==> flow/design.v <==
module  fir(
	input clk,
	input rst_n,			
	input enable,
	input [2:0] tap,		 
	input [15:0] data_in,		
	output [17:0] data_out,		
	output complete
);
localparam
a0 = 16'd1,	 
a1 = 16'd2,
a2 = 16'd2,
a3 = 16'd3,
a4 = 16'd3,
a5 = 16'd3;
reg [15:0] data_reg_0;	 
reg [15:0] data_reg_1;
reg [15:0] data_reg_2;
reg [15:0] data_reg_3;
reg [15:0] data_reg_4;
reg [15:0] data_reg_5;
reg [15:0] multiplication_0;	 
reg [15:0] multiplication_1;
reg [15:0] multiplication_2;
reg [15:0] multiplication_3;
reg [15:0] multiplication_4;
reg [15:0] multiplication_5;
reg [16:0] sum_1;	 
reg [16:0] sum_2;
reg [16:0] sum_3;
reg [17:0] result;  
reg mul_stage, add_stage1, add_stage2, output_stage;	 
always @ (posedge clk or negedge rst_n)
    begin
        if(!rst_n)
        	begin
        		mul_stage <= 1'b0;
        		add_stage1 <= 1'b0;
        		add_stage2 <= 1'b0;
				output_stage <= 1'b0;
        	end
        else
        	begin
        			mul_stage <= enable;
        			add_stage1 <= mul_stage;
        			add_stage2 <= add_stage1;
        			output_stage <= add_stage2;
        	end
    end
always @ (posedge clk or negedge rst_n)
    begin
        if(!rst_n)
        	begin
        		data_reg_0 <= 0;
        		data_reg_1 <= 0;
        		data_reg_2 <= 0;
        		data_reg_3 <= 0;
			data_reg_4 <= 0;
        		data_reg_5 <= 0;
        	end
        else
        	begin
				case (tap)
					3'd2:
					begin
						if (enable) 
							begin
								data_reg_0 <= data_in;
								data_reg_1 <= data_reg_0;
							end
						else 
							begin
								data_reg_0 <= data_reg_0;
								data_reg_1 <= data_reg_1;
							end
					end
					3'd3:
					begin
						if (enable) 
							begin
								data_reg_0 <= data_in;
								data_reg_1 <= data_reg_0;
								data_reg_2 <= data_reg_1;
							end
						else 
							begin
								data_reg_0 <= data_reg_0;
								data_reg_1 <= data_reg_1;
								data_reg_2 <= data_reg_2;
							end
					end
					3'd4:
					begin
						if (enable) 
							begin
								data_reg_0 <= data_in;
								data_reg_1 <= data_reg_0;
								data_reg_2 <= data_reg_1;
								data_reg_3 <= data_reg_2;
							end
						else 
							begin
								data_reg_0 <= data_reg_0;
								data_reg_1 <= data_reg_1;
								data_reg_2 <= data_reg_2;
								data_reg_3 <= data_reg_3;
							end
					end
					3'd5:
					begin
						if (enable) 
							begin
								data_reg_0 <= data_in;
								data_reg_1 <= data_reg_0;
								data_reg_2 <= data_reg_1;
								data_reg_3 <= data_reg_2;
								data_reg_4 <= data_reg_3;
							end
						else 
							begin
								data_reg_0 <= data_reg_0;
								data_reg_1 <= data_reg_1;
								data_reg_2 <= data_reg_2;
								data_reg_3 <= data_reg_3;
								data_reg_4 <= data_reg_4;
							end
					end
					3'd6:
					begin
						if (enable) 
							begin
								data_reg_0 <= data_in;
								data_reg_1 <= data_reg_0;
								data_reg_2 <= data_reg_1;
								data_reg_3 <= data_reg_2;
								data_reg_4 <= data_reg_3;
								data_reg_5 <= data_reg_4;
							end
						else 
							begin
								data_reg_0 <= data_reg_0;
								data_reg_1 <= data_reg_1;
								data_reg_2 <= data_reg_2;
								data_reg_3 <= data_reg_3;
								data_reg_4 <= data_reg_4;
								data_reg_5 <= data_reg_5;
							end
					end
				endcase
        	end
    end
always @ (posedge clk or negedge rst_n)
    begin
        if(!rst_n)
        	begin
        		multiplication_0 <= 0;
        		multiplication_1 <= 0;
        		multiplication_2 <= 0;
        		multiplication_3 <= 0;
			multiplication_4 <= 0;
        		multiplication_5 <= 0;
        	end
        else
        	begin
				case (tap)
					3'd2:
					begin
						if(mul_stage)
							begin
								multiplication_0 <= a0 * data_reg_0;
								multiplication_1 <= a1 * data_reg_1;
							end
						else 
							begin
								multiplication_0 <= multiplication_0;
								multiplication_1 <= multiplication_1;
							end
					end
					3'd3:
					begin
						if(mul_stage)
							begin
								multiplication_0 <= a0 * data_reg_0;
								multiplication_1 <= a1 * data_reg_1;
								multiplication_2 <= a2 * data_reg_2;
							end
						else 
							begin
								multiplication_0 <= multiplication_0;
								multiplication_1 <= multiplication_1;
								multiplication_2 <= multiplication_2;
							end
					end
					3'd4:
					begin
						if(mul_stage)
							begin
								multiplication_0 <= a0 * data_reg_0;
								multiplication_1 <= a1 * data_reg_1;
								multiplication_2 <= a2 * data_reg_2;
								multiplication_3 <= a3 * data_reg_3;
							end
						else 
							begin
								multiplication_0 <= multiplication_0;
								multiplication_1 <= multiplication_1;
								multiplication_2 <= multiplication_2;
								multiplication_3 <= multiplication_3;
							end
					end
					3'd5:
					begin
						if(mul_stage)
							begin
								multiplication_0 <= a0 * data_reg_0;
								multiplication_1 <= a1 * data_reg_1;
								multiplication_2 <= a2 * data_reg_2;
								multiplication_3 <= a3 * data_reg_3;
								multiplication_4 <= a4 * data_reg_4;
							end
						else 
							begin
								multiplication_0 <= multiplication_0;
								multiplication_1 <= multiplication_1;
								multiplication_2 <= multiplication_2;
								multiplication_3 <= multiplication_3;
								multiplication_4 <= multiplication_4;
							end
					end
					3'd6:
					begin
						if(mul_stage)
							begin
								multiplication_0 <= a0 * data_reg_0;
								multiplication_1 <= a1 * data_reg_1;
								multiplication_2 <= a2 * data_reg_2;
								multiplication_3 <= a3 * data_reg_3;
								multiplication_4 <= a4 * data_reg_4;
								multiplication_5 <= a5 * data_reg_5;
							end
						else 
							begin
								multiplication_0 <= multiplication_0;
								multiplication_1 <= multiplication_1;
								multiplication_2 <= multiplication_2;
								multiplication_3 <= multiplication_3;
								multiplication_4 <= multiplication_4;
								multiplication_5 <= multiplication_5;
							end
					end
				endcase
        	end
    end
always @ (posedge clk or negedge rst_n)
    begin
        if(!rst_n)
        	begin
        		sum_1 <= 0;
        		sum_2 <= 0;
			sum_3 <= 0;
        	end
        else
        	begin
				case (tap)
					3'd2:
					begin
						if (add_stage1) 
							begin
								sum_1 <= multiplication_0 + multiplication_1;
								sum_2 <= 0;
							end
						else 
							begin
								sum_1 <= sum_1;
								sum_2 <= sum_2;
							end
					end
					3'd3:
					begin
						if (add_stage1) 
							begin
								sum_1 <= multiplication_0 + multiplication_1;
								sum_2 <= multiplication_2; 
							end
						else 
							begin
								sum_1 <= sum_1;
								sum_2 <= sum_2;
							end
					end
					3'd4:
					begin
						if (add_stage1) 
							begin
								sum_1 <= multiplication_0 + multiplication_1;
								sum_2 <= multiplication_2 + multiplication_3; 
							end
						else 
							begin
								sum_1 <= sum_1;
								sum_2 <= sum_2;
							end
					end
					3'd5:
					begin
						if (add_stage1) 
							begin
								sum_1 <= multiplication_0 + multiplication_1;
								sum_2 <= multiplication_2 + multiplication_3; 
								sum_3 <= multiplication_4;
							end
						else 
							begin
								sum_1 <= sum_1;
								sum_2 <= sum_2;
								sum_3 <= sum_3;
							end
					end
					3'd6:
					begin
						if (add_stage1) 
							begin
								sum_1 <= multiplication_0 + multiplication_1;
								sum_2 <= multiplication_2 + multiplication_3; 
								sum_3 <= multiplication_4 + multiplication_5; 
							end
						else 
							begin
								sum_1 <= sum_1;
								sum_2 <= sum_2;
								sum_3 <= sum_3;
							end
					end
				endcase
        	end
    end
always @ (posedge clk or negedge rst_n)
      begin
          if(!rst_n)
          	begin
          		result <= 0;
          	end
          else
          	begin
				case (tap)
					3'd2:
					begin
						if (add_stage2) 
							begin
								result <= sum_2 + sum_1;
							end
						else 
							begin
								result <= result;
							end
					end
					3'd3:
					begin
						if (add_stage2) 
							begin
								result <= sum_2 + sum_1;
							end
						else 
							begin
								result <= result;
							end
					end
					3'd4:
					begin
						if (add_stage2) 
							begin
								result <= sum_2 + sum_1;
							end
						else 
							begin
								result <= result;
							end
					end
					3'd5:
					begin
						if (add_stage2) 
							begin
								result <= sum_2 + sum_1 + sum_3;
							end
						else 
							begin
								result <= result;
							end
					end
					3'd6:
					begin
						if (add_stage2) 
							begin
								result <= sum_2 + sum_1 + sum_3;
							end
						else 
							begin
								result <= result;
							end
					end
				endcase
          	end
      end
assign data_out = result;	 
assign complete = output_stage;
endmodule
# == Reports on fir ==
# Tool output for the design above before and after an edit, in the order of the flow.
# "before" refers to lines of the RTL above, "after" to lines of the edited file.
# "delta" is "after" less "before", of the values as shown; "rel_change_pct" is that difference over "before", in percent.
# Operators: Yosys type, input widths -> output width; for muxes data width and select width s.
# Library cell names are shortened.
# Not given: -
# setup
design,fir
clock,clk
library,sky130hd
lib_corner,tt_025C_1v80

# == Diff ==
# Unified diff, file above to edited file.
# The edit is scripted: it alters the design's behaviour and was not made to optimise anything.
# begin of diff
@@ -324,5 +324,5 @@
 								sum_1 <= multiplication_0 + multiplication_1;
 								sum_2 <= multiplication_2 + multiplication_3; 
-								sum_3 <= multiplication_4 + multiplication_5; 
+								sum_3 <= multiplication_4 - multiplication_5; 
 							end
 						else 
# end of diff

# == Word level ==
# Yosys after proc, flatten, opt, wreduce and memory -nomap, before mapping. Memory bits, and registers merged into a memory's read port (data or address), are not among the register bits. Print and check cells are not counted.
# word_totals
item,before,after,delta,rel_change_pct
regBits,265,265,0,0.00
inputBits,22,22,0,0.00
wordCells,104,104,0,0.00
# classes
item,before,after,delta,rel_change_pct
addsub,5,5,0,0.00
mul,3,3,0,0.00
equal,21,21,0,0.00
mux,32,32,0,0.00
n_reduce_logical,23,23,0,0.00
# op_table
operator,before,after,delta,rel_change_pct
$add 16x16->17,3,2,-1,-33.33
$sub 16x16->17,0,1,1,-
$mux 16,20,20,0,0.00
$ne 2x1->1 const B,12,12,0,0.00
$reduce_and 2->1,11,11,0,0.00
$mux 17,7,7,0,0.00
$ne 2x2->1 const B,4,4,0,0.00
$eq 3x3->1 const B,3,3,0,0.00
$mul 2x16->16 const A,3,3,0,0.00
$eq 3x2->1 const B,2,2,0,0.00
$mux 18,2,2,0,0.00
$reduce_and 3->1,2,2,0,0.00
$reduce_or 3->1,2,2,0,0.00
$add 17x17->18,1,1,0,0.00
$add 18x17->18,1,1,0,0.00
$pmux 17 s2,1,1,0,0.00
$pmux 17 s3,1,1,0,0.00
$pmux 18 s2,1,1,0,0.00
$reduce_and 4->1,1,1,0,0.00
$reduce_bool 2->1,1,1,0,0.00
$reduce_bool 3->1,1,1,0,0.00
$reduce_bool 4->1,1,1,0,0.00
$reduce_bool 5->1,1,1,0,0.00
$reduce_or 2->1,1,1,0,0.00
$reduce_or 4->1,1,1,0,0.00
$reduce_or 5->1,1,1,0,0.00

# == Logic depth ==
# Yosys ltp: most cells in a row. Word level: on the elaborated netlist, between registers, memories and ports. Mapped: between sequential cells and ports; inverters and the memories' decode and read muxes count.
# logic_depth
item,before,after,delta,rel_change_pct
ltp_word,4,4,0,0.00
ABC_AREA,0,0,-,-
depth_mapped,19,17,-2,-10.53
ltp_nobuf,19,17,-2,-10.53

# == Mapped cells and area ==
# Source: synth_stat.txt of the flow (Yosys; design flattened, memories mapped). It holds for the ABC_AREA given above (unset counts as 0); a run with the other value may have another netlist.
# synth_totals
item,before,after,delta,rel_change_pct
stdcells,1406,1477,71,5.05
area_mm2,0.0149518,0.0152909,0.0003391,2.27
ffs,263,263,0,0.00
# by_type
type,before,after,delta,rel_change_pct
mux2_2,149,11,-138,-92.62
mux2_1,0,138,138,-
o21ai_0,119,38,-81,-68.07
o21ai_1,27,108,81,300.00
a21oi_1,79,94,15,18.99
a211oi_1,8,20,12,150.00
o31ai_1,6,18,12,200.00
inv_1,39,49,10,25.64
nand2_1,145,136,-9,-6.21
xor2_1,54,45,-9,-16.67
or4_1,0,6,6,-
o21bai_1,14,9,-5,-35.71
nor4_1,0,5,5,-
xnor2_1,47,51,4,8.51
o21a_1,15,19,4,26.67
a31oi_1,11,15,4,36.36
a22oi_1,10,14,4,40.00
o211ai_1,6,10,4,66.67
# Not every row of either side is listed.

# == Path before layout ==
# OpenSTA on the mapped netlist: ideal clock, no wires. The path of least setup slack (recovery checks aside). Input and output delay are each 20% of the period. Register names are those of the netlist, which keeps one name where synthesis merged equal registers.
# synth_timing
item,before,after,delta,rel_change_pct
path_type,reg-to-reg,reg-to-reg,-,-
start,reg sum_1[0],reg sum_1[6],-,-
end,reg result[15],reg result[16],-,-
period_ns,4.0,4.0,0.0,0.00
arrival_time_ns,3.447,3.396,-0.051,-1.48
required_ns,3.868,3.905,0.037,0.96
slack_ns,0.421,0.509,0.088,-
path_delay_ns,3.579,3.491,-0.088,-2.46
path_stages,18,13,-5,-27.78
n_path_buf,0,0,0,-
period_less_setup_slack_ns,3.579,3.491,-0.088,-2.46
# "path_delay_ns" is the arrival time less input delay plus setup time.
# "path_stages": output pins that drive a net of the path, with the launching flip-flop's if there is one; two outputs of one cell count as two.
# "period_less_setup_slack_ns" = period - worst setup slack (recovery checks aside). The figure is calculated, with input and output delays left at 20% of the set period.
# The rows between start and end are the longest chain of elaborated cells between them; the timing report does not say that the signal goes this way. Where chains are equally long, one stands for them.
# A line is the first line of the expression or statement that the cell stems from. Yosys adds cells for indexed reads and writes and turns some case tables into memories.
# At most two assigning lines are given for a register; there are more.
# synth_between_before
path_cell_list,dfrtp_1 -> ha_1 -> inv_1 -> fa_1 -> nor2b_2 -> o31a_2 -> o21ai_1 -> a2111oi_0 -> nor2_1 -> ha_1 -> and3_1 -> a21oi_1 -> o21ai_1 -> o41ai_1 -> o21bai_1 -> xor2_1 -> mux2i_1 -> o21ai_1
elab_chain_len,4
cone_cells,5
cone_classes,add/sub: 2; mux: 3
# synth_lines_before
item,line,text
from (decl),29,reg [16:0] sum_1;
from (assign),270,sum_1 <= multiplication_0 + multiplication_1;
from (assign),275,sum_1 <= sum_1;
$add 17x17->18,384,result <= sum_2 + sum_1 + sum_3;
$add 18x17->18,384,
$mux 18,382,if (add_stage2)
$pmux 18 s2,346,case (tap)
to (assign),351,result <= sum_2 + sum_1;
to (assign),355,result <= result;
to (decl),32,reg [17:0] result;
# synth_between_after
path_cell_list,dfrtp_1 -> ha_1 -> or4_4 -> o221a_4 -> a221oi_4 -> nor4_1 -> a311o_1 -> ha_1 -> and4_1 -> a211oi_1 -> a21oi_1 -> xnor2_1 -> o31ai_1
elab_chain_len,4
cone_cells,5
cone_classes,add/sub: 2; mux: 3
# synth_lines_after
item,line,text
from (decl),29,reg [16:0] sum_1;
from (assign),270,sum_1 <= multiplication_0 + multiplication_1;
from (assign),275,sum_1 <= sum_1;
$add 17x17->18,384,result <= sum_2 + sum_1 + sum_3;
$add 18x17->18,384,
$mux 18,382,if (add_stage2)
$pmux 18 s2,346,case (tap)
to (assign),351,result <= sum_2 + sum_1;
to (assign),355,result <= result;
to (decl),32,reg [17:0] result;

# == Path in the finished layout ==
# From the final timing report of each run of pair A: the path of least setup slack in the routed layout; clock arrival at registers is part of the times.
# layout_timing
item,before,after,delta,rel_change_pct
path_type,reg-to-reg,reg-to-reg,-,-
start,reg sum_2[0],reg sum_2[0],-,-
end,reg result[14],reg result[15],-,-
period_ns,3.89,3.89,0.00,0.00
arrival_time_ns,4.18,4.20,0.02,0.48
required_ns,4.33,4.34,0.01,0.23
slack_ns,0.15,0.14,-0.01,-
path_stages,19,17,-2,-10.53
n_path_buf,0,0,0,-
# The rows between start and end are the longest chain of elaborated cells between them; the timing report does not say that the signal goes this way. Where chains are equally long, one stands for them.
# At most two assigning lines are given for a register; there are more.
# layout_between_before
path_cell_list,dfrtp_1 -> ha_4 -> inv_2 -> fa_2 -> nor2b_2 -> o31a_2 -> o21ai_4 -> nor2b_4 -> xnor2_2 -> ha_2 -> or3_4 -> a311oi_4 -> o31ai_4 -> o41ai_4 -> o21bai_1 -> xnor2_1 -> nor2_1 -> a21oi_1 -> o21ai_1
elab_chain_len,4
cone_cells,5
cone_classes,add/sub: 2; mux: 3
# layout_lines_before
item,line,text
from (decl),30,reg [16:0] sum_2;
from (assign),276,sum_2 <= sum_2;
from (assign),284,sum_2 <= multiplication_2;
$add 17x17->18,384,result <= sum_2 + sum_1 + sum_3;
$add 18x17->18,384,
$mux 18,382,if (add_stage2)
$pmux 18 s2,346,case (tap)
to (assign),351,result <= sum_2 + sum_1;
to (assign),355,result <= result;
to (decl),32,reg [17:0] result;
# layout_between_after
path_cell_list,dfrtp_1 -> ha_4 -> inv_2 -> fa_2 -> nor2b_2 -> o31a_1 -> o21a_1 -> nor2_2 -> xnor2_2 -> ha_1 -> a2111o_1 -> o211ai_1 -> a211oi_2 -> o41ai_2 -> xnor2_1 -> mux2i_1 -> o21ai_1
elab_chain_len,4
cone_cells,5
cone_classes,add/sub: 2; mux: 3
# layout_lines_after
item,line,text
from (decl),30,reg [16:0] sum_2;
from (assign),276,sum_2 <= sum_2;
from (assign),284,sum_2 <= multiplication_2;
$add 17x17->18,384,result <= sum_2 + sum_1 + sum_3;
$add 18x17->18,384,
$mux 18,382,if (add_stage2)
$pmux 18 s2,346,case (tap)
to (assign),351,result <= sum_2 + sum_1;
to (assign),355,result <= result;
to (decl),32,reg [17:0] result;

# == Layout results ==
# Both versions went through the flow (Yosys, OpenROAD) with the same settings in each pair. Constraints: input delay and output delay 20% of the set period each, output load 0.01 pF.
# settings_pair_A
period_ns,3.89
CAP_MARGIN,20
CORE_MARGIN,2
CORE_UTILIZATION,40
SLEW_MARGIN,20
# measured_pair_A
item,before,after,delta,rel_change_pct
ys_area_mm2,0.0149518,0.0152909,0.0003391,2.27
design.die.area_mm2,0.0389431,0.0398062,0.0008631,2.22
finish.stdcell_area_mm2,0.0171077,0.0175506,0.0004429,2.59
utilization_pct,46.6,46.6,0.0,-
timing.setup.ws_ns,0.152,0.140,-0.012,-
final_setup_tns_ns,0.000,0.000,0.000,-
power_uw,17178,18163,985,5.73
achievedPeriod_ns,3.738,3.750,0.012,0.32
# settings_pair_B
CAP_MARGIN,10
CORE_ASPECT_RATIO,1.52
CORE_UTILIZATION,63
CTS_CLUSTER_DIAMETER,323
CTS_CLUSTER_SIZE,71
SETUP_SLACK_MARGIN,0.36
SLEW_MARGIN,20
period_ns,4.38
CORE_MARGIN,2
# measured_pair_B
item,before,after,delta,rel_change_pct
ys_area_mm2,0.0149518,0.0152909,0.0003391,2.27
design.die.area_mm2,0.0250082,0.0255613,0.0005531,2.21
finish.stdcell_area_mm2,0.0158902,0.0162731,0.0003829,2.41
utilization_pct,68.2,67.8,-0.4,-
timing.setup.ws_ns,0.562,0.626,0.064,-
final_setup_tns_ns,0.000,0.000,0.000,-
achievedPeriod_ns,3.818,3.754,-0.064,-1.68
# "achievedPeriod_ns" means the clock period less the worst setup slack. The figure is calculated, with input and output delays left at 20% of the set period.
# "power_uw" is the tool's figure for a default switching activity; nothing was simulated.
